==> flow/design.v <==
module AMBA_APB(
  input logic pclk,
  input logic prst_n,
  input logic [4:0] paddr,
  input logic pselx,
  input logic penable,
  input logic pwrite,
  input logic [31:0] pwdata,
  output logic pready,
  output logic [31:0] prdata
);
  reg [31:0] mem[31:0];
  typedef enum {
    IDLE    = 0,
    SETUP   = 1,
    ACCESS  = 2,
    XXX     = 3
  } state_e;
  state_e state, next;
  always_ff @(posedge pclk or negedge prst_n)
    if (!prst_n)  state <= IDLE;
    else          state <= next;
  always_comb begin
    next = XXX;
    case (state)
      IDLE: begin
        if (pselx & !penable) next = SETUP;
        else                  next = IDLE;
      end
      SETUP: begin
        if (penable & pselx)  next = ACCESS;
      end
      ACCESS: begin
        if (pready)           next = IDLE;
        else                  next = ACCESS;
      end
      default: begin
        next = IDLE;
      end
    endcase
  end
  always_ff @(posedge pclk or negedge prst_n) begin
    if (!prst_n) begin
      pready <= 0;
      prdata <= 0;
    end
    else begin
      if (next == ACCESS) begin
        if (pwrite) begin
          mem[paddr] <= pwrite ? pwdata : mem[paddr];
        end
        else begin
          prdata     <= mem[paddr];
        end
        pready       <= 1;
      end
      else begin
        pready       <= 0;
      end
    end
  end
endmodule
* From RTL to reports: AMBA_APB
Tool output for the design above, in the order of the flow.
Line numbers count from 1 in the design file above.
Operators: Yosys type, input widths -> output width; for muxes data width and select width s.
Library cell names are shortened.
Not given: --
- Top module :: AMBA_APB
- Clock port :: pclk
- Library :: sky130hd
- Corner :: tt_025C_1v80

* Word level
Counts by Yosys on the flattened word-level netlist (proc, flatten, opt, wreduce). Print and check cells are left out. Cells with the same type and inputs are merged into one.
- Register bits after elaboration :: 1059
- Output and inout bits :: 33
- Eq/ne operators :: 34
- Mux-type cells :: 6
- Bitwise operators :: 3
- Reductions and logical operators :: 36
** Operators with widths (number)
- $pmux 32 s32 :: 1
- $reduce_and 4->1 :: 32
- $eq 5x5->1 const B :: 16
- $eq 5x4->1 const B :: 8
- $logic_not 32->1 :: 1
- $eq 5x3->1 const B :: 4
- $eq 5x2->1 const B :: 2
- $pmux 2 s3 :: 1
- $eq 5x1->1 const B :: 1
- $logic_not 5->1 :: 1
- $eq 2x2->1 const B :: 2
- $mux 1 :: 3
- $and 1x1->1 :: 2
- $eq 2x1->1 const B :: 1
- $reduce_and 2->1 :: 1
- $mux 2 :: 1
- $not 1->1 :: 1
- $logic_not 1->1 :: 1

* Longest topological paths
Yosys ltp: most cells in a row. Word level: on the elaborated netlist, between registers, memories and ports. Mapped: between sequential cells and ports; inverters and the memories' decode and read muxes count.
- Word-level depth :: 6
- ABC_AREA :: 0
- Depth in mapped cells :: 11
- Depth with buffers taken out :: 6

* Netlist
Yosys stat after the flow's synthesis: flattened, memories mapped to cells. It holds for the ABC_AREA given above (unset counts as 0); a run with the other value may have another netlist.
** Cell types (number)
- edfxtp_1 :: 1024
- a22oi_1 :: 307
- dfrtp_1 :: 36
- and3_1 :: 124
- nand4_1 :: 61
- buf_2 :: 60
- nand2_1 :: 78
- nor3_1 :: 58
- a2111oi_0 :: 29
- a22o_1 :: 23
- mux2i_1 :: 19
- nand3_1 :: 38
- clkbuf_1 :: 50
- nor2_1 :: 49
- o21ai_0 :: 36
- a221oi_1 :: 20
- a21oi_1 :: 34
- nor4_1 :: 27
Other cell types: 52; their cells: 216.
- Mapped cells :: 2289
- Mapped area :: 0.0396443 mm2
- Sequential part of the area :: 0.0316766 mm2
- Mapped flip-flops :: 1061
- Buffer cells :: 134

* Timing after synthesis
OpenSTA on the mapped netlist: ideal clock, no wires. The path of least setup slack (recovery checks aside). Input and output delay are each 20% of the period. Register names are those of the netlist, which keeps one name where synthesis merged equal registers.
- Path kind :: input-to-reg
- From :: in paddr[4]
- To :: reg mem[1][0]
- Clock period :: 5.0 ns
- Input delay :: 1.000 ns
- Setup time :: 0.461 ns
- Launch time at the first pin :: 1.000 ns
- Data arrival time :: 4.061 ns
- Slack :: 0.478 ns
- Path delay :: 3.522 ns
- Driving pins on the path :: 4
- Buffers on the path :: 2
- Synthesis period reached :: 4.522 ns
"path delay" = arrival - input delay + setup time.
"driving pins on the path": output pins that drive a net of the path, with the launching flip-flop's if there is one; two outputs of one cell count as two.
"synthesis period reached" is the clock period less the worst setup slack; recovery checks do not enter. This is arithmetic on one report: input and output delays are still those of the set period (20% each).
The rows between start and end are the longest chain of elaborated cells between them; the timing report does not say that the signal goes this way. Where chains are equally long, one stands for them.
Each line given opens the expression or statement behind the cell; cells for indexed reads and writes are added by Yosys, which also makes memories of some case tables.
- Path through :: buf_4 -> or3b_2 -> buf_2 -> nor3_1
- Cells in the longest elaborated chain :: 2
- Elaborated cells between the ends (all ways) :: 2
** Ends and longest elaborated chain, after synthesis
- start, declared :: line 4 : input logic [4:0] paddr,
- $eq 5x1->1 :: line 50 : mem[paddr] <= pwrite ? pwdata : mem[paddr];
- $reduce_and 4->1
- end, assigned :: line 50
- end, declared :: line 12 : reg [31:0] mem[31:0];

* Worst path after layout
From the final timing report of flow run 1: the path of least setup slack in the routed layout; clock arrival at registers is part of the times.
- Path kind :: input-to-reg
- From :: in paddr[2]
- To :: reg mem[14][15]
- Clock period :: 5.46 ns
- Input delay :: 1.09 ns
- Setup time :: 0.30 ns
- Launch time at the first pin :: 1.09 ns
- Data arrival time :: 4.25 ns
- Slack :: 1.59 ns
- Driving pins on the path :: 6
- Buffers on the path :: 3
The rows between start and end are the longest chain of elaborated cells between them; the timing report does not say that the signal goes this way. Where chains are equally long, one stands for them.
- Path through :: buf_2 -> buf_4 -> nand2_4 -> nor3_4 -> nor2b_4 -> buf_12
- Cells in the longest elaborated chain :: 2
- Elaborated cells between the ends (all ways) :: 2
** Ends and longest elaborated chain, after layout
- start, declared :: line 4 : input logic [4:0] paddr,
- $eq 5x4->1 :: line 50 : mem[paddr] <= pwrite ? pwdata : mem[paddr];
- $reduce_and 4->1
- end, assigned :: line 50
- end, declared :: line 12 : reg [31:0] mem[31:0];

4 stored runs of AMBA_APB in the flow (synthesis by Yosys, layout by OpenROAD, sky130hd cells), in arbitrary order. Constraints: input delay and output delay 20% of the set period each, output load 0.01 pF.
"reached clock period": clock period set for the run, less the worst setup slack. It is reckoned from that one timing run; input and output delays stay at 20% of the period that was set.
By "critical path time" is meant the share of the clock period that the worst setup path is allowed (20% is reserved at inputs, 20% at outputs), minus its slack. Clock arrival times at its registers enter into it.
"total power of the final layout": no workload was simulated; the value follows from the tool's default switching activity.

** Flow run 1
- Settings :: CORE_UTILIZATION=40; PLACE_DENSITY=0.6; period_ns=5.46; CAP_MARGIN=20; CORE_MARGIN=2; SLEW_MARGIN=20
- Total power of the final layout :: 17.804 mW
- Critical path time :: 2.78 ns
- Class of the worst setup path :: input-to-reg
- Sum of negative setup slack :: 0.000 ns
- Final utilization :: 47.0 %
- Reached clock period :: 3.872 ns
- Worst setup slack after layout :: 1.588 ns
- Overall die area :: 0.101646 mm2
- Standard-cell area after routing :: 0.0462018 mm2
- Chip area in the Yosys report :: 0.0396443 mm2

** Flow run 2
- Settings :: CELL_PAD_IN_SITES_DETAIL_PLACEMENT=0; CELL_PAD_IN_SITES_GLOBAL_PLACEMENT=0; CORE_UTILIZATION=42; MIN_ROUTING_LAYER=met1; PLACE_DENSITY_LB_ADDON=0.09; TNS_END_PERCENT=65; period_ns=3.95; CAP_MARGIN=20; CORE_MARGIN=2; SLEW_MARGIN=20
- Total power of the final layout :: 24.369 mW
- Critical path time :: 2.48 ns
- Class of the worst setup path :: input-to-reg
- Sum of negative setup slack :: 0.000 ns
- Final utilization :: 50.4 %
- Reached clock period :: 3.267 ns
- Worst setup slack after layout :: 0.683 ns
- Overall die area :: 0.0968641 mm2
- Standard-cell area after routing :: 0.0470864 mm2
- Chip area in the Yosys report :: 0.0396443 mm2

** Flow run 3
- Settings :: CORE_UTILIZATION=26; PLACE_DENSITY=0.6; period_ns=3.51; CAP_MARGIN=20; CORE_MARGIN=2; SLEW_MARGIN=20
- Total power of the final layout :: 26.992 mW
- Critical path time :: 2.37 ns
- Class of the worst setup path :: input-to-reg
- Sum of negative setup slack :: 0.000 ns
- Final utilization :: 31.9 %
- Reached clock period :: 3.076 ns
- Worst setup slack after layout :: 0.434 ns
- Overall die area :: 0.155618 mm2
- Standard-cell area after routing :: 0.0483689 mm2
- Chip area in the Yosys report :: 0.0396443 mm2

** Flow run 4
- Settings :: ABC_AREA=0; CELL_PAD_IN_SITES_DETAIL_PLACEMENT=2; CELL_PAD_IN_SITES_GLOBAL_PLACEMENT=1; CORE_ASPECT_RATIO=0.56; CORE_MARGIN=8; CORE_UTILIZATION=16; GPL_ROUTABILITY_DRIVEN=1; HOLD_SLACK_MARGIN=0.12; MIN_ROUTING_LAYER=met2; PLACE_DENSITY_LB_ADDON=0.21; TNS_END_PERCENT=35; period_ns=2.18; CAP_MARGIN=20; SLEW_MARGIN=20
- Total power of the final layout :: 46.151 mW
- Critical path time :: 2.41 ns
- Class of the worst setup path :: reg-to-reg
- Sum of negative setup slack :: -89.739 ns
- Final utilization :: 22.5 %
- Reached clock period :: 2.412 ns
- Worst setup slack after layout :: -0.232 ns
- Overall die area :: 0.264636 mm2
- Standard-cell area after routing :: 0.0554369 mm2
- Chip area in the Yosys report :: 0.0396443 mm2
